==> flow/design.v <==
module apb_slave (
	input  wire sys_clk,
	input  wire sys_rst_n,
	input  wire tim_psel,
	input  wire tim_penable,
	input  wire tim_pwrite,
	output wire tim_pready,
	output wire wr_en,
	output wire rd_en
);
	reg  apb_access;
	wire apb_access_pre;
	assign wr_en          = tim_pready  & tim_pwrite;
	assign rd_en          = tim_pready  & ~tim_pwrite;
	assign tim_pready     = apb_access  & tim_penable;
	assign apb_access_pre = tim_penable & tim_psel;
	always @(posedge sys_clk, negedge sys_rst_n) begin
		if (!sys_rst_n) begin
			apb_access <= 1'b0;
		end else begin
			apb_access <= apb_access_pre;
		end
	end
endmodule
module counter (
	input  wire sys_clk,
	input  wire sys_rst_n,
	input  wire timer_en,
	input  wire div_en,
	input  wire [3:0]  div_val,
	input  wire [63:0] cnt_tdr,
	input  wire cnt_tdr_en,
	input  wire cnt_clr,
	input  wire timer_en_nedge,
	input  wire halt_en,
	output reg  [63:0] count,
	output reg  cnt_update
);
	reg  [63:0] cnt_pre;
	wire cnt_en;
	wire pulse;
	reg  [7:0]  sub_cnt;
	wire [7:0]  sub_cnt_pre;
	reg  [7:0]  sub_cnt_cmp;
	wire sub_cnt_clr;
	wire sub_cnt_en;
	assign cnt_en = ~halt_en && timer_en && (!div_en || (div_val==0) || pulse );
	always @(posedge sys_clk, negedge sys_rst_n) begin
		if (!sys_rst_n) begin
			cnt_update <= 1'b0;
		end else begin
			cnt_update <= cnt_en;
		end
	end
	always @(*) begin
		if( ((cnt_clr & cnt_en) | timer_en_nedge) & (~halt_en) ) begin
			cnt_pre = 64'h0;
		end else begin
			if (cnt_tdr_en) begin
				cnt_pre = cnt_tdr;
			end else begin
				if (cnt_en) begin
					cnt_pre = count + 1;
				end else begin
					cnt_pre = count;
				end
			end
		end
	end
	always @(posedge sys_clk, negedge sys_rst_n) begin
		if (!sys_rst_n) begin
			count <= 64'b0;
		end else begin
			count <= cnt_pre;
		end
	end
	always @(*) begin
		case (div_val)
			4'h0: sub_cnt_cmp = 8'd0;
			4'h2: sub_cnt_cmp = 8'd3;
			4'h3: sub_cnt_cmp = 8'd7;
			4'h4: sub_cnt_cmp = 8'd15;
			4'h5: sub_cnt_cmp = 8'd31;
			4'h6: sub_cnt_cmp = 8'd63;
			4'h7: sub_cnt_cmp = 8'd127;
			4'h8: sub_cnt_cmp = 8'd255;
			default: sub_cnt_cmp = 8'd1;
		endcase
	end
	assign pulse       = sub_cnt == sub_cnt_cmp;
	assign sub_cnt_pre = sub_cnt_clr ? 8'h0 : sub_cnt_en ? sub_cnt+1 : sub_cnt;
	assign sub_cnt_clr = ~halt_en & (~timer_en | ~div_en | pulse);
	assign sub_cnt_en  = ~halt_en & timer_en & div_en & (div_val!=0);
	always @(posedge sys_clk, negedge sys_rst_n) begin
		if (!sys_rst_n) begin
			sub_cnt <= 8'b0;
		end else begin
			sub_cnt <= sub_cnt_pre;
		end
	end
endmodule
module register (
	input  wire sys_clk,
	input  wire sys_rst_n,
	input  wire wr_en,
	input  wire rd_en,
	input  wire [11:0] tim_paddr,
	input  wire [31:0] tim_pwdata,
	input  wire [3:0]  tim_pstrb,
	output reg  [31:0] tim_prdata,
	output wire tim_pslverr,
	output wire tim_int,
	input  wire dbg_mode,
	input  wire cnt_update,
	input  wire [63:0] count,
	output wire timer_en,
	output wire div_en,
	output wire [3:0]  div_val,
	output wire [63:0] cnt_tdr,
	output wire cnt_tdr_en,
	output wire cnt_clr,
	output wire timer_en_nedge,
	output wire halt_en
);
	reg  [31:0] TCR_reg;
	reg  [31:0] TDR0_reg;
	reg  [31:0] TDR1_reg;
	reg  [31:0] TCMP0_reg;
	reg  [31:0] TCMP1_reg;
	reg  [31:0] TIER_reg;
	reg  [31:0] TISR_reg;
	reg  [31:0] THCSR_reg;
	wire [5:0]  TCR_pre;
	reg  [31:0] TDR0_pre;
	reg  [31:0] TDR1_pre;
	wire [31:0] TCMP0_pre;
	wire [31:0] TCMP1_pre;
	wire THCSR_pre;
	wire TIER_pre;
	wire TISR_pre;
	wire TCR_sel0;
	wire TCR_sel1;
	wire TDR0_sel;
	wire TDR1_sel;
	wire TCMP0_sel;
	wire TCMP1_sel;
	wire TIER_sel;
	wire TISR_clr;
	wire TISR_set;
	wire THCSR_sel;
	wire prohibit_err;
	wire div_en_err;
	wire div_val_err;
	reg  timer_en_next;
	function [31:0] strobe_merge;
		input [3:0]  pstrb;
		input [31:0] pwdata;
		input [31:0] data_reg;
		reg   [31:0] mask;
		begin
			mask = {{8{pstrb[3]}},
				{8{pstrb[2]}},
				{8{pstrb[1]}},
				{8{pstrb[0]}}};
			strobe_merge = (pwdata & mask) | (data_reg & (~mask));
		end
	endfunction
	assign timer_en    = TCR_reg[0];
	assign div_en      = TCR_reg[1];
	assign div_val     = TCR_reg[11:8];
	assign cnt_tdr     = {TDR1_pre,TDR0_pre};
	assign cnt_tdr_en  = TDR0_sel | TDR1_sel;
	assign cnt_clr     = TISR_set;
	assign halt_en     = dbg_mode & THCSR_reg[0];
	assign tim_int     = TIER_reg[0] & TISR_reg[0];
	assign div_en_err  = TCR_sel0 & TCR_reg[0] & (TCR_reg[1] !== tim_pwdata[1]);
	assign div_val_err = TCR_sel1 & TCR_reg[0] & (TCR_reg[11:8] !== tim_pwdata[11:8]);
	assign prohibit_err= TCR_sel1 & (tim_pwdata[11:8]>4'h8);
	assign tim_pslverr = div_en_err | div_val_err | prohibit_err;
	assign TCR_sel0     = wr_en & (tim_paddr === 12'h0) & tim_pstrb[0];
	assign TCR_sel1     = wr_en & (tim_paddr === 12'h0) & tim_pstrb[1];
	assign TCR_pre[1:0] = TCR_sel0 & ~tim_pslverr ? tim_pwdata[1:0]  : TCR_reg[1:0];
	assign TCR_pre[5:2] = TCR_sel1 & ~tim_pslverr ? tim_pwdata[11:8] : TCR_reg[11:8];
	assign timer_en_nedge = timer_en_next & (~timer_en);
	always @(posedge sys_clk, negedge sys_rst_n) begin
		if (!sys_rst_n) begin
			timer_en_next <= 1'b0;
		end else begin
			timer_en_next <= timer_en;
		end
	end
	assign TDR0_sel = wr_en & (tim_paddr === 12'h4);
	always @(*) begin
		if(TDR0_sel) begin
			TDR0_pre = strobe_merge(tim_pstrb,tim_pwdata,TDR0_reg);
		end else begin
			if (timer_en_nedge) begin
				TDR0_pre = 32'h0;
			end else begin
				if (cnt_update) begin
					TDR0_pre = count[31:0];
				end else begin
					TDR0_pre = TDR0_reg;
				end
			end
		end
	end
	assign TDR1_sel  = wr_en & (tim_paddr === 12'h8);
	always @(*) begin
		if(TDR1_sel) begin
			TDR1_pre = strobe_merge(tim_pstrb,tim_pwdata,TDR1_reg);
		end else begin
			if (timer_en_nedge) begin
				TDR1_pre = 32'h0;
			end else begin
				if (cnt_update) begin
					TDR1_pre = count[63:32];
				end else begin
					TDR1_pre = TDR1_reg;
				end
			end
		end
	end
	assign TCMP0_sel = wr_en & (tim_paddr === 12'hC);
	assign TCMP0_pre = TCMP0_sel ? strobe_merge(tim_pstrb,tim_pwdata,TCMP0_reg) : TCMP0_reg;
	assign TCMP1_sel = wr_en & (tim_paddr === 12'h10);
	assign TCMP1_pre = TCMP1_sel ? strobe_merge(tim_pstrb,tim_pwdata,TCMP1_reg) : TCMP1_reg;
	assign TIER_sel  = wr_en & tim_pstrb[0] & (tim_paddr === 12'h14);
	assign TIER_pre  = TIER_sel ? tim_pwdata[0] : TIER_reg[0];
	assign TISR_clr  = wr_en & tim_pstrb[0] & tim_pwdata[0] & (tim_paddr === 12'h18);
	assign TISR_set  = count === {TCMP1_reg,TCMP0_reg};
	assign TISR_pre  = TISR_clr ? 1'b0 : ( TISR_set ? 1'b1 : TISR_reg[0]);
	assign THCSR_sel    = wr_en & tim_pstrb[0] & (tim_paddr === 12'h1C);
	assign THCSR_pre    = THCSR_sel ? tim_pwdata[0] : THCSR_reg[0];
	always @(*) begin
		if (rd_en) begin
			case (tim_paddr)
				12'h00: tim_prdata = TCR_reg;
				12'h04: tim_prdata = TDR0_reg;
				12'h08: tim_prdata = TDR1_reg;
				12'h0C: tim_prdata = TCMP0_reg;
				12'h10: tim_prdata = TCMP1_reg;
				12'h14: tim_prdata = TIER_reg;
				12'h18: tim_prdata = TISR_reg;
				12'h1C: tim_prdata = THCSR_reg;
				default: tim_prdata = 32'h0;
			endcase
		end else begin
			tim_prdata = 32'h0;
		end
	end
	always @(posedge sys_clk, negedge sys_rst_n) begin
		if (!sys_rst_n) begin
			TCR_reg <= 32'h0000_0100;
		end else begin
			TCR_reg[1:0]  <= TCR_pre[1:0];
			TCR_reg[11:8] <= TCR_pre[5:2];
		end
	end
	always @(posedge sys_clk, negedge sys_rst_n) begin
		if (!sys_rst_n) begin
			TDR0_reg <= 32'h0;
		end else begin
			TDR0_reg <= TDR0_pre;
		end
	end
	always @(posedge sys_clk, negedge sys_rst_n) begin
		if (!sys_rst_n) begin
			TDR1_reg <= 32'h0;
		end else begin
			TDR1_reg <= TDR1_pre;
		end
	end
	always @(posedge sys_clk, negedge sys_rst_n) begin
		if (!sys_rst_n) begin
			TCMP0_reg <= 32'hFFFF_FFFF;
		end else begin
			TCMP0_reg <= TCMP0_pre;
		end
	end
	always @(posedge sys_clk, negedge sys_rst_n) begin
		if (!sys_rst_n) begin
			TCMP1_reg <= 32'hFFFF_FFFF;
		end else begin
			TCMP1_reg <= TCMP1_pre;
		end
	end
	always @(posedge sys_clk, negedge sys_rst_n) begin
		if (!sys_rst_n) begin
			TIER_reg <= 32'h0;
		end else begin
			TIER_reg[0] <= TIER_pre;
		end
	end
	always @(posedge sys_clk, negedge sys_rst_n) begin
		if (!sys_rst_n) begin
			TISR_reg <= 32'h0;
		end else begin
			TISR_reg[0] <= TISR_pre;
		end
	end
	always @(posedge sys_clk, negedge sys_rst_n) begin
		if (!sys_rst_n) begin
			THCSR_reg <= 32'h0;
		end else begin
			THCSR_reg[0] <= THCSR_pre;
			THCSR_reg[1] <= dbg_mode & THCSR_reg[0];
		end
	end
endmodule
module timer_top (
	input  wire sys_clk,
	input  wire sys_rst_n,
	input  wire tim_psel,
	input  wire tim_penable,
	input  wire tim_pwrite,
	input  wire [11:0] tim_paddr,
	input  wire [31:0] tim_pwdata,
	input  wire [3:0]  tim_pstrb,
	output wire [31:0] tim_prdata,
	output wire tim_pslverr,
	output wire tim_pready,
	output wire tim_int,
	input  wire dbg_mode
);
	wire wr_en;
	wire rd_en;
	wire timer_en;
	wire div_en;
	wire [3:0]  div_val;
	wire [63:0] cnt_tdr;
	wire cnt_tdr_en;
	wire cnt_clr;
	wire timer_en_nedge;
	wire [63:0] count;
	wire cnt_update;
	wire halt_en;
	apb_slave apb_slave_u(
		.sys_clk        (sys_clk        ),
		.sys_rst_n      (sys_rst_n      ),
		.tim_psel       (tim_psel       ),
		.tim_penable    (tim_penable    ),
		.tim_pwrite     (tim_pwrite     ),
		.tim_pready     (tim_pready     ),
		.wr_en          (wr_en          ),
		.rd_en          (rd_en          )
	);	
	register register_u (
		.sys_clk        (sys_clk        ),
		.sys_rst_n      (sys_rst_n      ),
		.wr_en          (wr_en          ),
		.rd_en          (rd_en          ),
		.tim_paddr      (tim_paddr      ),
		.tim_pwdata     (tim_pwdata     ),
		.tim_prdata     (tim_prdata     ),
		.tim_pstrb      (tim_pstrb      ),
		.tim_pslverr    (tim_pslverr    ),
		.tim_int        (tim_int        ),
		.dbg_mode       (dbg_mode       ),
		.timer_en       (timer_en       ),
		.div_en         (div_en         ),
		.div_val        (div_val        ),
		.cnt_tdr        (cnt_tdr        ),
		.cnt_tdr_en     (cnt_tdr_en     ),	
		.cnt_clr        (cnt_clr        ),
		.timer_en_nedge (timer_en_nedge ),
		.count          (count          ),
		.cnt_update     (cnt_update     ),
		.halt_en        (halt_en        )
	);
	counter counter_u (
		.sys_clk        (sys_clk        ),
		.sys_rst_n      (sys_rst_n      ),
		.timer_en       (timer_en       ),
		.div_en         (div_en         ),
		.div_val        (div_val        ),
		.cnt_tdr        (cnt_tdr        ),
		.cnt_tdr_en     (cnt_tdr_en     ),	
		.timer_en_nedge (timer_en_nedge ),
		.cnt_clr        (cnt_clr        ),
		.count          (count          ),
		.cnt_update     (cnt_update     ),
		.halt_en        (halt_en        )
	);
endmodule
# From RTL to reports: timer_top

Each step is given for the RTL above and for the edited RTL.
Lines under "before" count in the file above, lines under "after" in the edited file.
"change": "after" minus "before" as printed here. "rel. change": 100 x difference / "before".
Library cell names are shortened.
Not given: -

Design top: timer_top
Clock input: sys_clk
Library: sky130hd
Corner: tt_025C_1v80

# Edit of the RTL

Unified diff, file above to edited file.
The edited RTL no longer does the same as the RTL above: the edit was made by script, with no optimisation intended.

```diff
@@ -88,5 +88,5 @@
 		endcase
 	end
-	assign pulse       = sub_cnt == sub_cnt_cmp;
+	assign pulse       = sub_cnt != sub_cnt_cmp;
 	assign sub_cnt_pre = sub_cnt_clr ? 8'h0 : sub_cnt_en ? sub_cnt+1 : sub_cnt;
 	assign sub_cnt_clr = ~halt_en & (~timer_en | ~div_en | pulse);
```

# Word-level counts

Counts by Yosys on the flattened word-level netlist (proc, flatten, opt, wreduce; memories kept). Register bits leave out memories and registers merged into their read ports (data or address). Print and check cells are left out. Cells with the same type and inputs are merged into one.
Memory sizes are those after Yosys's memory passes, which may raise the word count (mostly to a power of two), join words into wider ones and drop unused or constant bits.

Operators by class:

| element                          | before | after | change | rel. change (%) |
| order comparisons                | 1      | 1     | 0      | 0.00 |
| reductions and logical operators | 11     | 11    | 0      | 0.00 |
| bitwise gates (word level)       | 53     | 53    | 0      | 0.00 |
| add/subtract/negate cells        | 2      | 2     | 0      | 0.00 |
| multiplexer cells                | 15     | 15    | 0      | 0.00 |
| equal/unequal tests              | 19     | 19    | 0      | 0.00 |

Operator list:

| cell          | before | after | change | rel. change (%) |
| == test 8 bit | 1      | 0     | -1     | -100.00 |
| != test 8 bit | 0      | 1     | +1     | - |

Operator kinds equal on both sides are left out: 32.

Bit counts:

| element                     | before | after | change | rel. change (%) |
| bits in read-only memories  | 128    | 128   | 0      | 0.00 |
| output and inout bits       | 35     | 35    | 0      | 0.00 |
| memories                    | 1      | 1     | 0      | 0.00 |
| input port bits             | 54     | 54    | 0      | 0.00 |
| flip-flop bits (word level) | 213    | 213   | 0      | 0.00 |

Memories:

| element                                 | before     | after |
| words x width with read and write ports | 16x8 r1 w0 | 16x8 r1 w0 |

# Logic depth

Longest topological path by Yosys (ltp), each cell counted once; first at word level (registers and memories cut), then after technology mapping (sequential cells cut; the memories' decode and read muxes count).

Logic depth:

| element                      | before | after | change | rel. change (%) |
| word-level depth             | 10     | 10    | 0      | 0.00 |
| ABC_AREA                     | 0      | 0     | -      | - |
| depth in mapped cells        | 12     | 11    | -1     | -8.33 |
| depth with buffers taken out | 8      | 7     | -1     | -12.50 |

# Netlist

Source: synth_stat.txt of the flow (Yosys; design flattened, memories mapped). It holds for the ABC_AREA given above (unset counts as 0); a run with the other value may have another netlist.

Mapped netlist:

| element              | before    | after     | change     | rel. change (%) |
| buffer cells         | 98        | 103       | +5         | +5.10 |
| synthesis area (mm²) | 0.0133215 | 0.0136181 | +0.0002966 | +2.23 |
| flip-flop cells      | 213       | 213       | 0          | 0.00 |
| cells in the netlist | 1310      | 1311      | +1         | +0.08 |

Cells by type:

| cell     | before | after | change | rel. change (%) |
| a21oi_1  | 109    | 34    | -75    | -68.81 |
| a211oi_2 | 6      | 60    | +54    | +900.00 |
| a211oi_1 | 35     | 6     | -29    | -82.86 |
| mux2i_1  | 70     | 97    | +27    | +38.57 |
| mux2_1   | 27     | 0     | -27    | -100.00 |
| mux2_2   | 109    | 131   | +22    | +20.18 |
| nor4_2   | 19     | 1     | -18    | -94.74 |
| clkbuf_1 | 73     | 57    | -16    | -21.92 |
| o21ai_1  | 16     | 0     | -16    | -100.00 |
| nor3_2   | 17     | 3     | -14    | -82.35 |
| nor3_1   | 16     | 30    | +14    | +87.50 |
| buf_2    | 9      | 23    | +14    | +155.56 |
| nand3_1  | 54     | 66    | +12    | +22.22 |
| nand4_1  | 12     | 24    | +12    | +100.00 |
| nor2_1   | 79     | 90    | +11    | +13.92 |
| buf_1    | 7      | 16    | +9     | +128.57 |
| nor4_1   | 24     | 32    | +8     | +33.33 |
| nand3_2  | 1      | 7     | +6     | +600.00 |

Cell types equal on both sides are left out: 12.
The list need not be complete.
The figures by module come from a second, unflattened synthesis with its own total; it is not the netlist above.

Unflattened totals:

| element                                       | before    | after     | change     | rel. change (%) |
| cell total of the unflattened synthesis       | 1417      | 1389      | -28        | -1.98 |
| area total of the unflattened synthesis (mm²) | 0.0133253 | 0.0132339 | -0.0000914 | -0.69 |

Each row is one instance without its submodules.

By module, before:

| module    | area (mm²) | cells | sequential area (mm²) | instances |
| register  | 0.008627   | 859   | 0.0035597             | 1 |
| counter   | 0.0046432  | 553   | 0.0018268             | 1 |
| apb_slave | 0.0000551  | 5     | 0.000025              | 1 |
| timer_top | 0          | 0     | 0                     | 1 |

By module, after:

| module    | area (mm²) | cells | sequential area (mm²) | instances |
| register  | 0.008627   | 859   | 0.0035597             | 1 |
| counter   | 0.0045519  | 525   | 0.0018268             | 1 |
| apb_slave | 0.0000551  | 5     | 0.000025              | 1 |
| timer_top | 0          | 0     | 0                     | 1 |

# Path before layout

Source: OpenSTA report_checks on the synthesized netlist (no wires, ideal clock, input and output delay 20% of the period each), path of least setup slack; recovery checks are left aside. Register names are those of the netlist, which keeps one name where synthesis merged equal registers.

Timing after synthesis:

| element                       | before             | after              | change | rel. change (%) |
| path type                     | input to output    | input to output    | -      | - |
| start point                   | in tim_paddr[7]    | in tim_paddr[7]    | -      | - |
| end point                     | out tim_prdata[25] | out tim_prdata[25] | -      | - |
| clock period (ns)             | 6.5                | 6.5                | 0.0    | 0.00 |
| data arrival time (ns)        | 3.113              | 3.475              | +0.362 | +11.63 |
| external output delay (ns)    | 1.300              | 1.300              | 0.000  | 0.00 |
| path delay (ns)               | 1.813              | 2.175              | +0.362 | +19.97 |
| stages                        | 6                  | 10                 | +4     | +66.67 |
| external input delay (ns)     | 1.300              | 1.300              | 0.000  | 0.00 |
| setup slack (ns)              | 2.087              | 1.725              | -0.362 | - |
| synthesis period reached (ns) | 4.413              | 4.775              | +0.362 | +8.20 |

"path delay" is the arrival time less input delay plus setup time.
At an output port there is no setup time.
"stages" counts driving pins, that of a launching flip-flop among them; a cell with two outputs on the path counts twice.
"synthesis period reached" is the clock period less the worst setup slack; recovery checks do not enter. This is arithmetic on one report: input and output delays are still those of the set period (20% each).
The rows between start and end are the longest chain of elaborated cells between them; the timing report does not say that the signal goes this way. Where chains are equally long, one stands for them.
A line is the first line of the expression or statement that the cell stems from. Yosys adds cells for indexed reads and writes and turns some case tables into memories.

On the way, after synthesis, before:
Cells stage by stage: nor4_1 nand3_1 nor3_1 clkbuf_1 a22oi_1 a21oi_1
Length of the longest elaborated chain: 3

RTL lines, path after synthesis, before:

| element                            | line | text |
| from (decl)                        | 317  | `input wire [11:0] tim_paddr,` |
| == test 12 x 5 -> 1 bit            | 237  | `case (tim_paddr)` |
| parallel mux 32 bit (select 8 bit) | 237  |  |
| 2-to-1 mux 32 bit                  | 236  | `if (rd_en) begin` |
| to (decl)                          | 320  | `output wire [31:0] tim_prdata,` |

On the way, after synthesis, after:
Cells stage by stage: or4_1 nor4_4 nor2b_1 buf_2 and3_1 buf_2 buf_4 buf_2 a22oi_1 a21oi_1
Length of the longest elaborated chain: 3

RTL lines, path after synthesis, after:

| element                            | line | text |
| from (decl)                        | 317  | `input wire [11:0] tim_paddr,` |
| == test 12 x 5 -> 1 bit            | 237  | `case (tim_paddr)` |
| parallel mux 32 bit (select 8 bit) | 237  |  |
| 2-to-1 mux 32 bit                  | 236  | `if (rd_en) begin` |
| to (decl)                          | 320  | `output wire [31:0] tim_prdata,` |

# Worst path after layout

From the final timing report of each run of set A: the path of least setup slack in the routed layout; clock arrival at registers is part of the times.

Timing after layout:

| element                    | before             | after              | change | rel. change (%) |
| path type                  | input to output    | input to output    | -      | - |
| start point                | in tim_paddr[7]    | in tim_paddr[7]    | -      | - |
| end point                  | out tim_prdata[21] | out tim_prdata[21] | -      | - |
| data arrival time (ns)     | 4.35               | 4.62               | +0.27  | +6.21 |
| external input delay (ns)  | 1.30               | 1.30               | 0.00   | 0.00 |
| setup slack (ns)           | 0.85               | 0.58               | -0.27  | - |
| stages                     | 6                  | 10                 | +4     | +66.67 |
| clock period (ns)          | 6.5                | 6.5                | 0.0    | 0.00 |
| external output delay (ns) | 1.30               | 1.30               | 0.00   | 0.00 |

The rows between start and end are the longest chain of elaborated cells between them; the timing report does not say that the signal goes this way. Where chains are equally long, one stands for them.

On the way, after layout, before:
Cells stage by stage: clkdlybuf4s50_1 nor4_1 nand3_1 or3b_2 a21oi_1 clkdlybuf4s50_1
Length of the longest elaborated chain: 3

RTL lines, path after layout, before:

| element                            | line | text |
| from (decl)                        | 317  | `input wire [11:0] tim_paddr,` |
| == test 12 x 5 -> 1 bit            | 237  | `case (tim_paddr)` |
| parallel mux 32 bit (select 8 bit) | 237  |  |
| 2-to-1 mux 32 bit                  | 236  | `if (rd_en) begin` |
| to (decl)                          | 320  | `output wire [31:0] tim_prdata,` |

On the way, after layout, after:
Cells stage by stage: clkdlybuf4s50_1 or4_1 nor4_4 nor2b_1 buf_4 and3_1 buf_4 a22oi_1 a21oi_1 clkdlybuf4s50_1
Length of the longest elaborated chain: 3

RTL lines, path after layout, after:

| element                            | line | text |
| from (decl)                        | 317  | `input wire [11:0] tim_paddr,` |
| == test 12 x 5 -> 1 bit            | 237  | `case (tim_paddr)` |
| parallel mux 32 bit (select 8 bit) | 237  |  |
| 2-to-1 mux 32 bit                  | 236  | `if (rd_en) begin` |
| to (decl)                          | 320  | `output wire [31:0] tim_prdata,` |

# Flow runs

Runs of the flow (Yosys, OpenROAD) on both versions; the two runs of a pair have the same settings. The constraints put input and output delay at 20% of the set period each and load the outputs with 0.01 pF.

Flow settings, set A:
CORE_UTILIZATION: 40
PLACE_DENSITY: 0.6
period_ns: 6.5
CAP_MARGIN: 20
CORE_MARGIN: 2
SLEW_MARGIN: 20

Final reports, set A:

| element                                   | before    | after     | change     | rel. change (%) |
| worst hold slack in the final report (ns) | 0.522     | 0.529     | +0.007     | - |
| utilization in the final report (%)       | 47.0      | 47.0      | 0.0        | - |
| die size (mm²)                            | 0.0347804 | 0.0355379 | +0.0007575 | +2.18 |
| worst slack on setup checks (ns)          | 0.853     | 0.583     | -0.270     | - |
| setup total negative slack (ns)           | 0.000     | 0.000     | 0.000      | - |
| chip area after synthesis (Yosys) (mm²)   | 0.0133215 | 0.0136181 | +0.0002966 | +2.23 |

Flow settings, set B:
CORE_UTILIZATION: 68
GPL_TIMING_DRIVEN: 1
MIN_ROUTING_LAYER: met1
PLACE_DENSITY_LB_ADDON: 0.26
SETUP_SLACK_MARGIN: -0.54
SLEW_MARGIN: 35
TNS_END_PERCENT: 95
period_ns: 6.13
CAP_MARGIN: 20
CORE_MARGIN: 2

Final reports, set B:

| element                                   | before    | after     | change     | rel. change (%) |
| worst hold slack in the final report (ns) | 0.542     | 0.536     | -0.006     | - |
| utilization in the final report (%)       | 78.3      | 78.8      | +0.5       | - |
| die size (mm²)                            | 0.0207259 | 0.0211746 | +0.0004487 | +2.16 |
| worst slack on setup checks (ns)          | 0.873     | 0.499     | -0.374     | - |
| setup total negative slack (ns)           | 0.000     | 0.000     | 0.000      | - |
| chip area after synthesis (Yosys) (mm²)   | 0.0133215 | 0.0136181 | +0.0002966 | +2.23 |
